==> flow/design.v <==
module fpadd_40(x_40,y_40,res_40,clk_40,rst_40);
input [31:0] x_40,y_40;				      
output [31:0] res_40;				 
input clk_40,rst_40;
parameter menw_40=45;             
reg sing_x_40,sing_y_40;	 
reg [7:0] exp_x_40, exp_y_40,exp_res_40;		 
reg [menw_40:0] mes_x_40, mes_y_40,mes_res_40,mes_medi_40;	 
reg zero_40_x,zero_40_y;	
reg signres;		                     
reg [31:0] resout_40;	 
integer int_exp_x,int_exp_y,int_exp_dif_40;	 
integer renorm_40,renorm_400,renorm_401,renorm_402,renorm_403,renorm_404,renorm_405;	 
parameter [menw_40:0] zero_40=0;
integer int_exp_dif_402,int_exp_dif_401,int_exp_dif_404,int_exp_dif_403,int_exp_dif_405,int_exp_dif_406,int_exp_dif_4000,int_exp_dif_400;
reg [menw_40:0] mes_y_402,mes_y_401,mes_y_403,mes_y_404;
reg [menw_40:0] mes_x_402,mes_x_401,mes_x_403,mes_x_404;
reg [menw_40:0] mes_res_401,mes_res_402,mes_res_403,mes_res_404,mes_res_4000,mes_res_400;
reg [7:0] exp_x_402,exp_x_401;
reg [7:0] exp_res_402,exp_res_401,exp_res_403,exp_res_404,exp_res_4000,exp_res_400;
reg sing_x_402,sing_x_401,sing_x_403;
reg sing_y_402,sing_y_401,sing_y_403;
reg signres2,signres1,signres3,signres4,signres5,signres6,signres00,signres0;
assign res_40=resout_40;
always @(*) begin
renorm_40=0;
  zero_40_x = (x_40[30:0]==0)?1:0;
  zero_40_y = (y_40[30:0]==0)?1:0;
  if( y_40[30:0] > x_40[30:0] ) begin
    exp_x_40 = y_40[30:23];
    exp_y_40 = x_40[30:23];
    sing_x_40 = y_40[31];
    sing_y_40 = x_40[31];
    mes_x_40 = (zero_40_y)?0:{ 2'b1, y_40[22:0],zero_40[menw_40:25]};
    mes_y_40 = (zero_40_x)?0:{ 2'b1, x_40[22:0],zero_40[menw_40:25]};
    signres=sing_x_40;
  end else begin
    sing_x_40 = x_40[31];
    sing_y_40 = y_40[31];
    exp_x_40 = x_40[30:23];
    exp_y_40 = y_40[30:23];
    mes_x_40 = (zero_40_x)?0:{ 2'b1, x_40[22:0],zero_40[menw_40:25]};
    mes_y_40 = (zero_40_y)?0:{ 2'b1, y_40[22:0],zero_40[menw_40:25]};
    signres=sing_x_40;
  end
  int_exp_x=exp_x_40;
  int_exp_y=exp_y_40;
  int_exp_dif_40=exp_x_40-exp_y_40;
int_exp_dif_402=int_exp_dif_401;
mes_y_402=mes_y_401;
mes_x_402=mes_x_401;
exp_x_402=exp_x_401;
sing_x_402=sing_x_401;
sing_y_402=sing_y_401;
signres2=signres1;
  if(int_exp_dif_402 > 24) begin
    exp_res_40=exp_x_402;
    mes_res_40=mes_x_402;
  end else begin
    exp_res_40=exp_x_402;
    mes_res_40=0;
    mes_y_402=(int_exp_dif_402[4])?{16'b0,mes_y_402[menw_40:16]}: {mes_y_402};
    mes_y_402=(int_exp_dif_402[3])?{ 8'b0,mes_y_402[menw_40:8 ]}: {mes_y_402};
    mes_y_402=(int_exp_dif_402[2])?{ 4'b0,mes_y_402[menw_40:4 ]}: {mes_y_402};
    mes_y_402=(int_exp_dif_402[1])?{ 2'b0,mes_y_402[menw_40:2 ]}: {mes_y_402};
    mes_y_402=(int_exp_dif_402[0])?{ 1'b0,mes_y_402[menw_40:1 ]}: {mes_y_402};
  end
mes_y_404=mes_y_403;
mes_x_404=mes_x_403;
mes_res_4000=mes_res_400;
exp_res_4000=exp_res_400;
signres00=signres0;
int_exp_dif_4000=int_exp_dif_400;
 if (int_exp_dif_4000 <=24) begin
    if(sing_x_403 == sing_y_403) 
       	mes_res_4000=mes_x_404+mes_y_404;
	 else mes_res_4000=mes_x_404-mes_y_404;
    if(mes_res_4000[menw_40]) begin
      mes_res_4000={1'b0,mes_res_4000[menw_40:1]};
      exp_res_4000=exp_res_4000+1;
    end
  end
mes_res_402=mes_res_401;
int_exp_dif_404=int_exp_dif_403;
signres4=signres3;
exp_res_402=exp_res_401;
renorm_403=renorm_402;
    if(mes_res_402[menw_40-1:menw_40-32]==0) begin 
	renorm_403[5]=1; mes_res_402={ 1'b0,mes_res_402[menw_40-33:0],32'b0 }; 
    end
    if(mes_res_402[menw_40-1:menw_40-16]==0) begin 
	renorm_403[4]=1; mes_res_402={ 1'b0,mes_res_402[menw_40-17:0],16'b0 }; 
    end
    if(mes_res_402[menw_40-1:menw_40-8]==0) begin 
	renorm_403[3]=1; mes_res_402={ 1'b0,mes_res_402[menw_40-9:0], 8'b0 }; 
    end
    if(mes_res_402[menw_40-1:menw_40-4]==0) begin 
	renorm_403[2]=1; mes_res_402={ 1'b0,mes_res_402[menw_40-5:0], 4'b0 }; 
    end
    if(mes_res_402[menw_40-1:menw_40-2]==0) begin 
	renorm_403[1]=1; mes_res_402={ 1'b0,mes_res_402[menw_40-3:0], 2'b0 }; 
    end
    if(mes_res_402[menw_40-1   ]==0) begin 
	renorm_403[0]=1; mes_res_402={ 1'b0,mes_res_402[menw_40-2:0], 1'b0 }; 
    end
mes_res_404=mes_res_403;
signres6=signres5;
renorm_405=renorm_404;
exp_res_404=exp_res_403;
int_exp_dif_406=int_exp_dif_405;
  if (int_exp_dif_406 <=60)
  begin
    if(mes_res_404 != 0) begin
      if(mes_res_404[menw_40-24:0]==0 && mes_res_404[menw_40-24]==1) begin
	if(mes_res_404[menw_40-11]==1) mes_res_404=mes_res_404+{1'b1,zero_40[menw_40-11:0]};
      end else begin
        mes_res_404=mes_res_404;
      end
      exp_res_404=exp_res_404-renorm_405;
      if(mes_res_404[menw_40-1]==0) begin
       exp_res_404=exp_res_404+1;
       mes_res_404={1'b0,mes_res_404[menw_40-1:1]};
      end
    end else begin
      exp_res_404=0;
      signres6=0;
    end
  end
resout_40={signres6,exp_res_404,mes_res_404[menw_40-2:menw_40-24]};
end
always @(posedge clk_40 or posedge rst_40)
begin
	if (rst_40) 
begin
int_exp_dif_401<=0;
mes_x_401<=0;
mes_y_401<= 0;
exp_x_401 <= 0;
sing_x_401<=0;
sing_y_401<=0;
signres1<=0;
renorm_401<=0;
mes_y_403 <= 0;
mes_x_403 <= 0;
sing_x_403 <= 0;
sing_y_403 <= 0;
mes_res_400 <= 0;
renorm_400 <= 0;
signres0 <= 0;
int_exp_dif_400 <= 0;
exp_res_400 <= 0;
mes_res_401 <= 0;
int_exp_dif_403<= 0;
signres3 <= 0;
exp_res_401<= 0;
renorm_402 <= 0;
mes_res_403<=  0;
signres5<= 0;
renorm_404<= 0;
exp_res_403<= 0;
int_exp_dif_405 <= 0;
end
	else begin
	int_exp_dif_401<= int_exp_dif_40;
	mes_x_401<= mes_x_40;
	mes_y_401<= mes_y_40;
	exp_x_401 <= exp_x_40;
	sing_x_401<= sing_x_40;
	sing_y_401<= sing_y_40;
	signres1<= signres;
	renorm_401<= renorm_40;
	mes_y_403 <= mes_y_402;
	mes_x_403 <= mes_x_402;
	sing_x_403 <= sing_x_402;
	sing_y_403 <= sing_y_402;
	mes_res_400 <= mes_res_40;
	renorm_400 <= renorm_401;
	signres0 <= signres2;
	int_exp_dif_400 <= int_exp_dif_402;
	exp_res_400 <= exp_res_40;
	mes_res_401 <= mes_res_4000;
	int_exp_dif_403<= int_exp_dif_4000;
	signres3 <= signres00;
	exp_res_401<= exp_res_4000;
	renorm_402 <= renorm_400;
	mes_res_403 <= mes_res_402;
	signres5 <= signres4;
	renorm_404 <= renorm_403;
	exp_res_403 <= exp_res_402;
	int_exp_dif_405 <= int_exp_dif_404;
	end
end
endmodule
Reports on fpadd_40
The steps from the RTL of fpadd_40 to its reports follow in flow order.
Lines are those of the file above, counted from 1.
Cell names lack the library's common part.
{ "inputs": {"top_module": "fpadd_40", "clk_port": "clk_40", "cell_library": "sky130hd", "corner": "tt_025C_1v80"} }

Elaborated design
Counts by Yosys on the flattened word-level netlist (proc, flatten, opt, wreduce; memories kept). Register bits leave out memories and registers merged into their read ports (data or address); mux counts leave out enables and synchronous resets folded into registers. Print and check cells are left out. Cells with the same type and inputs are merged into one.
{ "classes": {"n_eq": 1, "n_cmp": 4, "n_reduce_logical": 10, "muxes": 47, "n_addsub": 7} }
{ "ops": {"columns": ["cell", "count"], "rows": [
  ["two-way mux 45 bit", 16],
  ["two-way mux 46 bit", 9],
  ["two-way mux 44 bit", 3],
  ["zero test 31 bit", 2],
  ["two-way mux 8 bit", 7],
  ["adder 45 x 46 -> 46 bit", 1],
  ["subtractor 45 x 46 -> 46 bit", 1],
  ["nonzero test 46 bit", 1],
  ["adder 45 x 36 -> 45 bit (second input constant)", 1],
  ["zero test 32 bit", 1],
  ["greater-than comparator 31 bit", 1],
  ["zero test 22 bit", 1],
  ["zero test 16 bit", 1],
  ["adder 8 x 1 -> 8 bit (second input constant)", 2],
  ["two-way mux 1 bit", 12],
  ["subtractor 8 x 8 -> 9 bit", 1],
  ["greater-than comparator 9 x 6 -> 1 bit (second input constant)", 1],
  ["<= comparator 9 x 6 -> 1 bit (second input constant)", 1],
  ["<= comparator 9 x 7 -> 1 bit (second input constant)", 1],
  ["subtractor 8 x 6 -> 8 bit", 1],
  ["zero test 8 bit", 1],
  ["zero test 4 bit", 1],
  ["zero test 2 bit", 1],
  ["== test 1 bit", 1],
  ["logical AND 1 bit", 1]
]} }
{ "word_totals": {"word_cells": 91, "reg_bits": 399, "in_bits": 66, "out_inout_bits": 32} }

Depth
Depth = most cells in a row (Yosys ltp): at word level without a register or memory, in the mapped netlist without a sequential cell, where the memories' decode and read muxes count.
{ "logic_depth": {"ltp_word": 11, "abc_area": 0, "mapped_depth": 23, "depth_no_buf": 22} }

Netlist
Yosys stat after the flow's synthesis: flattened, memories mapped to cells. It holds for the ABC_AREA given above (unset counts as 0); a run with the other value may have another netlist.
{ "types": {"columns": ["type", "count", "area_total_um2"], "rows": [
  ["dfrtp_1", 311, 7.78E+03],
  ["mux2i_1", 168, 1.68E+03],
  ["o21ai_0", 202, 1010.97],
  ["ha_1", 66, 825.792],
  ["nand2_1", 210, 788.256],
  ["nor2_1", 171, 641.866],
  ["mux2_2", 53, 596.822],
  ["a21oi_1", 116, 580.557],
  ["xnor2_1", 48, 420.403],
  ["xor2_1", 41, 359.094],
  ["clkbuf_1", 80, 300.288],
  ["nor4_1", 43, 269.008],
  ["inv_1", 71, 266.506],
  ["and2_1", 35, 218.96],
  ["nor2b_1", 34, 212.704],
  ["a211oi_1", 24, 180.173],
  ["mux4_2", 8, 180.173],
  ["nor3_1", 31, 155.149]
]} }
Other cell types: 65; their cells: 290.
{ "mapped": {"cell_count": 2002, "seq_area_um2": 7782.5, "synth_area_um2": 18610.3, "buf_cells": 115, "ffs": 311} }

Worst setup path after synthesis
OpenSTA on the mapped netlist: ideal clock, no wires. The path of least setup slack (recovery checks aside). Input and output delay are each 20% of the period. Register names are those of the netlist, which keeps one name where synthesis merged equal registers.
{ "synth_timing": {"kind": "register to register", "startpoint": "reg mes_y_403[3]", "endpoint": "reg mes_res_401[43]", "period_ps": 5000, "arrival_ps": 4898, "n_path_buf": 2, "path_delay_ps": 4981, "setup_ps": 83, "stages": 22, "launch_ps": 0, "path_slack_ps": 19, "t_required_ps": 4917, "synth_period_reached_ps": 4981} }
"path_delay_ps" is the arrival time less input delay plus setup time.
"stages": output pins that drive a net of the path, with the launching flip-flop's if there is one; two outputs of one cell count as two.
"synth_period_reached_ps" = period - worst setup slack (recovery checks aside). The figure is calculated, with input and output delays left at 20% of the set period.
Between the ends stands the longest chain of elaborated cells between them, by number of cells; it is not shown to be the way that was timed. Of several equally long chains one is given.
Each line given opens the expression or statement behind the cell; cells for indexed reads and writes are added by Yosys, which also makes memories of some case tables.
{ "synth_via": {"cell_sequence": "dfrtp_1 > or4_1 > nor4_1 > nor2b_1 > and2_1 > nor2b_1 > nor2b_1 > nand2_1 > o41ai_1 > xnor2_1 > ha_1 > a21oi_1 > nor2b_1 > o21ai_0 > a21o_1 > a41oi_1 > o2111a_1 > a211oi_1 > buf_2 > buf_4 > mux2_2 > o21ai_0", "elab_chain_cells": 5, "cells_between": 6, "lines_between": 5, "classes_between": "2 x add/sub; 4 x mux"} }
{ "synth_rtl": {"columns": ["element", "line_no", "source"], "rows": [
  ["from (decl)", 16, "reg [menw_40:0] mes_y_402,mes_y_401,mes_y_403,mes_y_404;"],
  ["from (assign)", 143, "mes_y_403 <= 0;"],
  ["from (assign)", 172, "mes_y_403 <= mes_y_402;"],
  ["subtractor 45 x 46 -> 46 bit", 77, "else mes_res_4000=mes_x_404-mes_y_404;"],
  ["two-way mux 46 bit", 75, "if(sing_x_403 == sing_y_403)"],
  ["two-way mux 46 bit", 74, "if (int_exp_dif_4000 <=24) begin"],
  ["two-way mux 45 bit", 78, "if(mes_res_4000[menw_40]) begin"],
  ["two-way mux 46 bit", 74, null],
  ["to (assign)", 152, "mes_res_401 <= 0;"],
  ["to (assign)", 181, "mes_res_401 <= mes_res_4000;"],
  ["to (decl)", 18, "reg [menw_40:0] mes_res_401,mes_res_402,mes_res_403,mes_res_404,mes_res_4000,mes_res_400;"]
]} }

Timing after layout
Path of least setup slack in the final report of run 1 (OpenROAD, finished layout, wires in). Where an end is a register, its clock arrival counts in the times.
The report prints the path's times to 10 ps; the period is as set.
{ "layout_timing": {"kind": "register to register", "startpoint": "reg mes_y_403[3]", "endpoint": "reg exp_res_401[5]", "launch_ps": 580, "period_ps": 8870, "path_slack_ps": 2420, "n_path_buf": 2, "setup_ps": 120, "arrival_ps": 6900, "t_required_ps": 9320, "stages": 24} }
Between the ends stands the longest chain of elaborated cells between them, by number of cells; it is not shown to be the way that was timed. Of several equally long chains one is given.
{ "layout_via": {"cell_sequence": "dfrtp_1 > or4_1 > nor4_1 > nor2b_1 > and2_1 > nor2b_1 > nor2b_1 > nand2_1 > o41ai_1 > xnor2_1 > ha_1 > and3_1 > nand2_1 > nor2_1 > nand3_1 > a41oi_1 > o211ai_1 > a211oi_4 > buf_8 > buf_12 > nor2_2 > nand4_1 > nor2_1 > xor2_1", "elab_chain_cells": 5, "cells_between": 6, "lines_between": 5, "classes_between": "2 x add/sub; 4 x mux"} }
{ "layout_rtl": {"columns": ["element", "line_no", "source"], "rows": [
  ["from (decl)", 16, "reg [menw_40:0] mes_y_402,mes_y_401,mes_y_403,mes_y_404;"],
  ["from (assign)", 143, "mes_y_403 <= 0;"],
  ["from (assign)", 172, "mes_y_403 <= mes_y_402;"],
  ["subtractor 45 x 46 -> 46 bit", 77, "else mes_res_4000=mes_x_404-mes_y_404;"],
  ["two-way mux 46 bit", 75, "if(sing_x_403 == sing_y_403)"],
  ["two-way mux 46 bit", 74, "if (int_exp_dif_4000 <=24) begin"],
  ["two-way mux 8 bit", 78, "if(mes_res_4000[menw_40]) begin"],
  ["two-way mux 8 bit", 74, null],
  ["to (assign)", 155, "exp_res_401<= 0;"],
  ["to (assign)", 184, "exp_res_401<= exp_res_4000;"],
  ["to (decl)", 20, "reg [7:0] exp_res_402,exp_res_401,exp_res_403,exp_res_404,exp_res_4000,exp_res_400;"]
]} }

==> runs of fpadd_40 <==
Flow measurements of fpadd_40 on sky130hd: 3 stored runs with different settings, listed in no order. Input and output delays are each 20% of the period that was set; the output load is 0.01 pF.
"achieved_period_ps" means the clock period less the worst setup slack. The figure is calculated, with input and output delays left at 20% of the set period.
"critical_path_time_ps" is the time allowed to the run's worst setup path (the clock period less input and output delay, where it has them) less its slack. Clock arrival times count: a late capture clock shortens it, a late launch clock lengthens it.
"power_uw" is the tool's figure for a default switching activity; nothing was simulated.
"critical_path_time_ps" is given in steps of 10 ps.
[
  {
    "run": "run 1",
    "settings": { "ABC_AREA": 0, "CAP_MARGIN": 5, "CORE_UTILIZATION": 21, "CTS_CLUSTER_SIZE": 85, "GPL_ROUTABILITY_DRIVEN": 1, "PLACE_DENSITY_LB_ADDON": 0.1, "SLEW_MARGIN": 40, "TNS_END_PERCENT": 65, "period_ns": 8.87, "CORE_MARGIN": 2 },
    "results": { "achieved_period_ps": 6448, "dieArea_um2": 91016.9, "yosys.chip_area_um2": 18610.3, "ws_hold_ps": 345, "total_negative_slack_ps": 0, "post_route_stdcell_area_um2": 22192.5, "critical_path_time_ps": 6450, "critical_path_type": "register to register", "finish.utilization_pct": 25.2, "power_uw": 8024, "worst_setup_slack_ps": 2422 }
  },
  {
    "run": "run 2",
    "settings": { "CORE_ASPECT_RATIO": 1.1, "CORE_UTILIZATION": 41, "CTS_CLUSTER_DIAMETER": 398, "CTS_CLUSTER_SIZE": 56, "GPL_TIMING_DRIVEN": 1, "MIN_ROUTING_LAYER": "met2", "PLACE_DENSITY_LB_ADDON": 0.05, "SETUP_SLACK_MARGIN": -0.38, "TNS_END_PERCENT": 25, "period_ns": 4.91, "CAP_MARGIN": 20, "CORE_MARGIN": 2, "SLEW_MARGIN": 20 },
    "results": { "yosys.chip_area_um2": 18610.3, "ws_hold_ps": 361, "critical_path_time_ps": 5230, "critical_path_type": "register to register", "worst_setup_slack_ps": -317, "achieved_period_ps": 5227, "finish.utilization_pct": 48.3, "total_negative_slack_ps": -10499, "post_route_stdcell_area_um2": 21550.7, "dieArea_um2": 47112.9, "power_uw": 13578 }
  },
  {
    "run": "run 3",
    "settings": { "CORE_ASPECT_RATIO": 0.87, "CORE_MARGIN": 9, "CORE_UTILIZATION": 62, "CTS_CLUSTER_DIAMETER": 150, "HOLD_SLACK_MARGIN": 0.22, "PLACE_DENSITY_LB_ADDON": 0.2, "SETUP_SLACK_MARGIN": 1.23, "TNS_END_PERCENT": 35, "period_ns": 5.0, "CAP_MARGIN": 20, "SLEW_MARGIN": 20 },
    "results": { "finish.utilization_pct": 79.3, "achieved_period_ps": 5052, "worst_setup_slack_ps": -52, "critical_path_time_ps": 5050, "critical_path_type": "register to register", "dieArea_um2": 36592.6, "power_uw": 16011, "ws_hold_ps": 343, "total_negative_slack_ps": -77, "yosys.chip_area_um2": 18610.3, "post_route_stdcell_area_um2": 23186.0 }
  }
]
